==> flow/design.v <==
module ALU #(
    parameter DATA_W = 32
)
(
    input                       i_clk,    
    input                       i_rst_n,  
    input                       i_valid,  
    input [DATA_W - 1 : 0]      i_A,      
    input [DATA_W - 1 : 0]      i_B,      
    input [         2 : 0]      i_inst,   
    output [2*DATA_W - 1 : 0]   o_data,   
    output                      o_done    
);
    parameter S_IDLE           = 2'd0;
    parameter S_ONE_CYCLE_OP   = 2'd1;
    parameter S_MULTI_CYCLE_OP = 2'd2;
    reg  [         1: 0] state, state_nxt;  
    reg  [  DATA_W-1: 0] operand_a, operand_a_nxt;
    reg  [  DATA_W-1: 0] operand_b, operand_b_nxt;
    reg  [         2: 0] inst, inst_nxt;
    wire [  DATA_W-1: 0] add_buf, sub_buf;
    reg  [  2*DATA_W: 0] shift_reg, shift_reg_nxt;
    reg                  done, done_nxt;
    reg  [         4: 0] counter;
    assign add_buf = operand_a + operand_b;
    assign sub_buf = operand_a - operand_b;
    assign o_data = shift_reg[ 2*DATA_W-1: 0];
    assign o_done = done;
    always @(*) begin
        if (i_valid) begin
            operand_a_nxt = i_A;
            operand_b_nxt = i_B;
            inst_nxt      = i_inst;
        end
        else begin
            operand_a_nxt = operand_a;
            operand_b_nxt = operand_b;
            inst_nxt      = inst;
        end
    end
    always @(*) begin
        case(state)
            S_IDLE           :  begin
                if (i_valid) state_nxt = (i_inst >= 6 ) ? S_MULTI_CYCLE_OP : S_ONE_CYCLE_OP;
                else state_nxt = state;
            end
            S_ONE_CYCLE_OP   :  state_nxt = S_IDLE;
            S_MULTI_CYCLE_OP :  state_nxt = (counter == 31) ? S_IDLE : state;           
            default : state_nxt = state;
        endcase
    end
    always @(posedge i_clk) begin 
        counter <= (state == S_MULTI_CYCLE_OP) ? counter + 5'd1 : 5'd0;
    end
    always @(*) begin
        shift_reg_nxt = shift_reg;
        case (state)
            S_IDLE          : begin
                shift_reg_nxt = 65'b0;
                done_nxt = 1'b0;
            end
            S_ONE_CYCLE_OP  : begin
                case (inst)
                    3'd0    : begin
                        if ((operand_a[DATA_W-1] == 1) && (operand_b[DATA_W-1] == 1) && (add_buf[DATA_W-1] == 0))
                            shift_reg_nxt[31:0] = {1'b1, 31'b0};
                        else if ((operand_a[DATA_W-1] == 0) && (operand_b[DATA_W-1] == 0) && (add_buf[DATA_W-1] == 1))
                            shift_reg_nxt[31:0] = {1'b0, {31{1'b1}}};
                        else
                            shift_reg_nxt[31:0] = add_buf;
                    end
                    3'd1    : begin
                        if ((operand_a[DATA_W-1] == 1) && (operand_b[DATA_W-1] == 0) && (sub_buf[DATA_W-1] == 0))
                            shift_reg_nxt[31:0] = {1'b1, 31'b0};
                        else if ((operand_a[DATA_W-1] == 0) && (operand_b[DATA_W-1] == 1) && (sub_buf[DATA_W-1] == 1))
                            shift_reg_nxt[31:0] = {1'b0, {31{1'b1}}};
                        else
                            shift_reg_nxt[31:0] = sub_buf;
                    end
                    3'd2    : shift_reg_nxt[31:0] = operand_a & operand_b;
                    3'd3    : shift_reg_nxt[31:0] = operand_a | operand_b;
                    3'd4    : shift_reg_nxt[31:0] = ($signed(operand_a) < $signed(operand_b)) ? 32'd1 : 32'd0;
                    3'd5    : shift_reg_nxt[31:0] = $signed(operand_a) >>> $signed(operand_b);
                    default : shift_reg_nxt[31:0] = shift_reg[31:0];
                endcase
                shift_reg_nxt[64:32] = 33'b0;
                done_nxt = 1'b1;
            end
            S_MULTI_CYCLE_OP: begin
                case (inst)
                    3'd6    : begin
                        if (counter == 0)
                            shift_reg_nxt[31:0] = operand_a;
                        else
                            shift_reg_nxt[31:0] = shift_reg[31:0];
                        if(shift_reg_nxt[0] == 1)
                            shift_reg_nxt[64:32] = shift_reg[63:32] + operand_b;
                        else
                            shift_reg_nxt[64:32] = shift_reg[63:32];
                        shift_reg_nxt = shift_reg_nxt >> 1;
                        if (counter == 31) 
                            done_nxt = 1'b1;
                        else 
                            done_nxt = 1'b0;
                    end
                    3'd7    :begin
                        if (counter == 0) begin
                            if ((operand_b == 1) && (operand_a[31] == 1)) begin
                                shift_reg_nxt[31:1] = operand_a[30:0];
                                shift_reg_nxt[32] = 0;
                                shift_reg_nxt[0] = 1;
                            end
                            else begin
                                shift_reg_nxt[32:1] = operand_a;
                                shift_reg_nxt[0] = 0;
                            end
                            shift_reg_nxt[63:33] = shift_reg[63:33];
                        end
                        else begin
                            if (shift_reg[63:32] >= operand_b) begin
                                shift_reg_nxt[63:32] = shift_reg[63:32] - operand_b;
                                shift_reg_nxt[0] = 1;
                            end
                            else begin
                                shift_reg_nxt[63:32] = shift_reg[63:32];
                                shift_reg_nxt[0] = 0;
                            end
                            shift_reg_nxt[31:1] = shift_reg[31:1];
                        end
                        if (counter == 31) 
                            done_nxt = 1'b1;
                        else begin
                            shift_reg_nxt = shift_reg_nxt << 1;
                            done_nxt = 1'b0;
                        end
                    end
                    default :begin
                        shift_reg_nxt = shift_reg;
                        done_nxt = done;
                    end
                endcase
            end
            default : begin
                shift_reg_nxt = shift_reg;
                done_nxt = 1'b0;
            end
        endcase
    end
    always @(posedge i_clk or negedge i_rst_n) begin
        if(!i_rst_n) begin 
            done <= 0;
        end
        else begin
            done <= done_nxt;
        end
    end
    always @(posedge i_clk or negedge i_rst_n) begin
        if (!i_rst_n) begin
            state       <= S_IDLE;
            operand_a   <= 0;
            operand_b   <= 0;
            inst        <= 0;
            shift_reg   <= 0;
        end
        else begin
            state       <= state_nxt;
            operand_a   <= operand_a_nxt;
            operand_b   <= operand_b_nxt;
            inst        <= inst_nxt;
            shift_reg   <= shift_reg_nxt;
        end
    end
endmodule
Step by step through the tools: ALU
The steps from the RTL of ALU to its reports follow in flow order.
Lines are those of the file above, counted from 1.
Operators: Yosys type, input widths -> output width; for muxes data width and select width s.
Library cell names are shortened.
A cell with n/a has no value.
Set-up
  top: ALU
  clock port: i_clk
  cell library: sky130hd
  library corner: tt_025C_1v80

After elaboration
Yosys after proc, flatten, opt, wreduce and memory -nomap, before mapping. Memory bits, and registers merged into a memory's read port (data or address), are not among the register bits. Print and check cells are not counted. Equal cells are merged and count once.
Storage and ports
  bits in registers: 139
  latch bits: 0
  memory bits (writable): 0
  memory bits (read-only): 0
  word width x clocked read ports: 0
  memories: 0
  word-level cells: 86
Operators by class
  add/subtract/negate cells: 5
  multiply operators: 0
  div/mod/pow operators: 0
  magnitude comparators: 3
  eq/ne operators: 15
  shift operators: 1
  muxes and demuxes: 29
  bitwise gates (word level): 6
  reduce/logical cells: 19
Operator list (count)
  $mux 32: 8
  $pmux 32 s6: 1
  $pmux 64 s2: 1
  $pmux 32 s3: 1
  $sub 32x32->32: 2
  $pmux 32 s2: 1
  $mux 64: 1
  $mux 31: 2
  $add 32x32->33: 1
  $mux 33: 1
  $eq 32x1->1 const B: 1
  $add 32x32->32: 1
  $ge 32x32->1: 1
  $lt 32x32->1: 1
  $and 32x32->32: 1
  $or 32x32->32: 1
  $sshr 32x32->32: 1
  $eq 3x3->1 const B: 4
  $logic_and 1x1->1: 9
  $mux 1: 8
  $ne 7x7->1 const B: 1
  $eq 3x2->1 const B: 2
  $reduce_and 3->1: 2
  $pmux 2 s3: 1
  $mux 2: 3
  $add 5x1->5 const B: 1
  $eq 5x5->1 const B: 1
  $logic_not 5->1: 1
Not listed: further kinds 14, cells in them 19.

Depth
Yosys ltp: most cells in a row. Word level: on the elaborated netlist, between registers, memories and ports. Mapped: between sequential cells and ports; inverters and the memories' decode and read muxes count.
Depth
  depth after elaboration: 7
  ABC_AREA: 0
  mapped depth: 18
  gate-level depth less buffers: 14

Mapped cells and area
Yosys stat after the flow's synthesis: flattened, memories mapped to cells. It holds for the ABC_AREA given above (unset counts as 0); a run with the other value may have another netlist.
Cell types
  dfrtp_1: count 134, area in all 3.35E+03 sq um
  ha_1: count 165, area in all 2064.48 sq um
  o21ai_0: count 259, area in all 1.3E+03 sq um
  a21oi_1: count 239, area in all 1.2E+03 sq um
  nand2_1: count 315, area in all 1.18E+03 sq um
  xnor2_1: count 84, area in all 735.706 sq um
  nor2_1: count 183, area in all 686.909 sq um
  mux4_2: count 26, area in all 585.562 sq um
  inv_1: count 122, area in all 457.939 sq um
  mux2i_1: count 45, area in all 450.432 sq um
  nand3_1: count 71, area in all 355.341 sq um
  a211oi_1: count 46, area in all 345.331 sq um
  clkbuf_1: count 92, area in all 345.331 sq um
  o211ai_1: count 38, area in all 285.274 sq um
  a31oi_1: count 43, area in all 269.008 sq um
  o31ai_2: count 21, area in all 262.752 sq um
  buf_2: count 47, area in all 235.226 sq um
  a221o_1: count 20, area in all 200.192 sq um
Other cell types: 87; their cells: 506.
Synthesis totals
  cell count: 2456
  synthesis area: 18427.7 sq um
  area of sequential cells: 3479.6 sq um
  mapped flip-flops: 140

Timing after synthesis
Path of least setup slack by OpenSTA after synthesis, without wires, with an ideal clock, recovery checks aside; 20% of the period is set as input and as output delay. Where synthesis merged equal registers, the netlist keeps one of their names.
Path after synthesis
  path kind: reg2reg
  start: reg operand_b[1]
  end: reg shift_reg[11]
  period: 7.0 ns
  library setup time: 0.130 ns
  time at the first pin: 0.000 ns
  arrival: 3.713 ns
  data required time: 6.870 ns
  path slack: 3.157 ns
  delay of the path: 3.843 ns
  stages on the path: 18
  synthesis period reached: 3.843 ns
"delay of the path" = arrival - input delay + setup time.
"stages on the path": output pins that drive a net of the path, with the launching flip-flop's if there is one; two outputs of one cell count as two.
"synthesis period reached" is the clock period less the worst setup slack; recovery checks do not enter. This is arithmetic on one report: input and output delays are still those of the set period (20% each).
The rows between start and end are the longest chain of elaborated cells between them; the timing report does not say that the signal goes this way. Where chains are equally long, one stands for them.
Each line given opens the expression or statement behind the cell; cells for indexed reads and writes are added by Yosys, which also makes memories of some case tables.
Between the ends, after synthesis
  path through: dfrtp_1 -> buf_2 -> inv_1 -> buf_2 -> buf_1 -> ha_1 -> o21bai_1 -> o2111ai_2 -> a31oi_4 -> nand3_4 -> a31oi_4 -> or4_4 -> nand4_1 -> and2_1 -> buf_6 -> buf_12 -> a2111oi_2 -> o31ai_2
  cells in the longest elaborated chain: 6
  elaborated cells between the ends (all ways): 15
  those cells by class: add/sub (2); shift (1); mux (6); logic (2); reduce/logical (4)
RTL lines, path after synthesis
  start: declaration: RTL line 19  | reg  [  DATA_W-1: 0] operand_b, operand_b_nxt;
  start: assignment: RTL line 161  | operand_b   <= 0;
  start: assignment: RTL line 168  | operand_b   <= operand_b_nxt;
  $sub 32x32->32: RTL line 26  | assign sub_buf = operand_a - operand_b;
  $logic_and 1x1->1: RTL line 75  | else if ((operand_a[DATA_W-1] == 0) && (operand_b[DATA_W-1] == 1) && (sub_buf[DATA_W-1] == 1))
  $mux 32: RTL line 75
  $mux 32: RTL line 73  | if ((operand_a[DATA_W-1] == 1) && (operand_b[DATA_W-1] == 0) && (sub_buf[DATA_W-1] == 0))
  $pmux 32 s6: RTL line 63  | case (inst)
  $pmux 32 s3: RTL line 57  | case (state)
  end: assignment: RTL line 163  | shift_reg   <= 0;
  end: assignment: RTL line 170  | shift_reg   <= shift_reg_nxt;
  end: declaration: RTL line 22  | reg  [  2*DATA_W: 0] shift_reg, shift_reg_nxt;

Worst path after layout
Path of least setup slack in the final report of record 1 (OpenROAD, finished layout, wires in). Where an end is a register, its clock arrival counts in the times.
Path post-layout
  path kind: reg2reg
  start: reg operand_b[6]
  end: reg shift_reg[2]
  period: 4.83 ns
  library setup time: 0.09 ns
  time at the first pin: 0.55 ns
  arrival: 4.58 ns
  data required time: 5.27 ns
  path slack: 0.70 ns
  stages on the path: 12
The rows between start and end are the longest chain of elaborated cells between them; the timing report does not say that the signal goes this way. Where chains are equally long, one stands for them.
Between the ends, post-layout
  path through: dfrtp_1 -> nor4_4 -> buf_4 -> and4_1 -> a21oi_1 -> buf_4 -> a31oi_1 -> and2_1 -> a31oi_1 -> a221oi_1 -> a2111oi_2 -> o31ai_2
  cells in the longest elaborated chain: 6
  elaborated cells between the ends (all ways): 15
  those cells by class: add/sub (2); shift (1); mux (6); logic (2); reduce/logical (4)
RTL lines, path post-layout
  start: declaration: RTL line 19  | reg  [  DATA_W-1: 0] operand_b, operand_b_nxt;
  start: assignment: RTL line 161  | operand_b   <= 0;
  start: assignment: RTL line 168  | operand_b   <= operand_b_nxt;
  $sub 32x32->32: RTL line 26  | assign sub_buf = operand_a - operand_b;
  $logic_and 1x1->1: RTL line 75  | else if ((operand_a[DATA_W-1] == 0) && (operand_b[DATA_W-1] == 1) && (sub_buf[DATA_W-1] == 1))
  $mux 32: RTL line 75
  $mux 32: RTL line 73  | if ((operand_a[DATA_W-1] == 1) && (operand_b[DATA_W-1] == 0) && (sub_buf[DATA_W-1] == 0))
  $pmux 32 s6: RTL line 63  | case (inst)
  $pmux 32 s3: RTL line 57  | case (state)
  end: assignment: RTL line 163  | shift_reg   <= 0;
  end: assignment: RTL line 170  | shift_reg   <= shift_reg_nxt;
  end: declaration: RTL line 22  | reg  [  2*DATA_W: 0] shift_reg, shift_reg_nxt;

Measured data: module ALU, platform sky130hd, 2 stored runs of the flow under differing settings, order arbitrary. Input and output delays are each 20% of the period that was set; the output load is 0.01 pF.
"finish__power__total" is the tool's figure for a default switching activity; nothing was simulated.

Flow files of record 1
==> flow/run.sh <==
#!/bin/bash
# the make line also repeats the synthesis and layout settings of config.mk as NAME=value (left out here)
make -C /OpenROAD-flow-scripts/flow DESIGN_CONFIG=/design/flow/config.mk WORK_HOME=/design/flow/orfs CLKGATE_MAP_FILE= finish
==> flow/config.mk <==
export PLATFORM = sky130hd
export DESIGN_NAME = ALU
export DESIGN_NICKNAME = ALU
export VERILOG_FILES = /design/flow/design.v
export SDC_FILE = /design/flow/constraint.sdc
export NUM_CORES = 4
export LEC_CHECK = 0
export CAP_MARGIN = 15
export CELL_PAD_IN_SITES_DETAIL_PLACEMENT = 2
export CELL_PAD_IN_SITES_GLOBAL_PLACEMENT = 1
export CORE_ASPECT_RATIO = 1.83
export CORE_MARGIN = 6
export CORE_UTILIZATION = 17
export CTS_CLUSTER_DIAMETER = 278
export CTS_CLUSTER_SIZE = 61
export GPL_ROUTABILITY_DRIVEN = 0
export GPL_TIMING_DRIVEN = 1
export MIN_ROUTING_LAYER = met2
export PLACE_DENSITY = 0.36
export SETUP_SLACK_MARGIN = 0.7
export SLEW_MARGIN = 30
export TNS_END_PERCENT = 65
==> flow/constraint.sdc <==
create_clock -name core_clock -period 4.83 [get_ports {i_clk}]
set_input_delay 0.9660 -clock core_clock [delete_from_list [all_inputs] [get_ports {i_clk}]]
set_output_delay 0.9660 -clock core_clock [all_outputs]
set_load 0.01 [all_outputs]

report of record 1
yosys chip area after synthesis (um^2): 18427.7
finish__design__die__area: 116807.0
finish__design__instance__utilization: 0.2142
finish__timing__setup__ws: 0.700
finish__timing__setup__tns: 0.000
finish__timing__hold__ws: 0.463
finish__power__total: 1.085e-02

Flow files of record 2
==> flow/run.sh <==
#!/bin/bash
# the make line also repeats the synthesis and layout settings of config.mk as NAME=value (left out here)
make -C /OpenROAD-flow-scripts/flow DESIGN_CONFIG=/design/flow/config.mk WORK_HOME=/design/flow/orfs CLKGATE_MAP_FILE= finish
==> flow/config.mk <==
export PLATFORM = sky130hd
export DESIGN_NAME = ALU
export DESIGN_NICKNAME = ALU
export VERILOG_FILES = /design/flow/design.v
export SDC_FILE = /design/flow/constraint.sdc
export NUM_CORES = 4
export LEC_CHECK = 0
export ABC_AREA = 1
export CAP_MARGIN = 20
export CELL_PAD_IN_SITES_DETAIL_PLACEMENT = 2
export CELL_PAD_IN_SITES_GLOBAL_PLACEMENT = 2
export CORE_MARGIN = 2
export CORE_UTILIZATION = 37
export CTS_CLUSTER_DIAMETER = 38
export CTS_CLUSTER_SIZE = 12
export GPL_TIMING_DRIVEN = 0
export HOLD_SLACK_MARGIN = 0.26
export MAX_ROUTING_LAYER = met4
export SLEW_MARGIN = 15
export TNS_END_PERCENT = 60
==> flow/constraint.sdc <==
create_clock -name core_clock -period 5.54 [get_ports {i_clk}]
set_input_delay 1.1080 -clock core_clock [delete_from_list [all_inputs] [get_ports {i_clk}]]
set_output_delay 1.1080 -clock core_clock [all_outputs]
set_load 0.01 [all_outputs]

report of record 2
yosys chip area after synthesis (um^2): 19581.3
finish__design__die__area: 54779.4
finish__design__instance__utilization: 0.4275
finish__timing__setup__ws: -0.013
finish__timing__setup__tns: -0.013
finish__timing__hold__ws: 0.502
finish__power__total: 9.477e-03
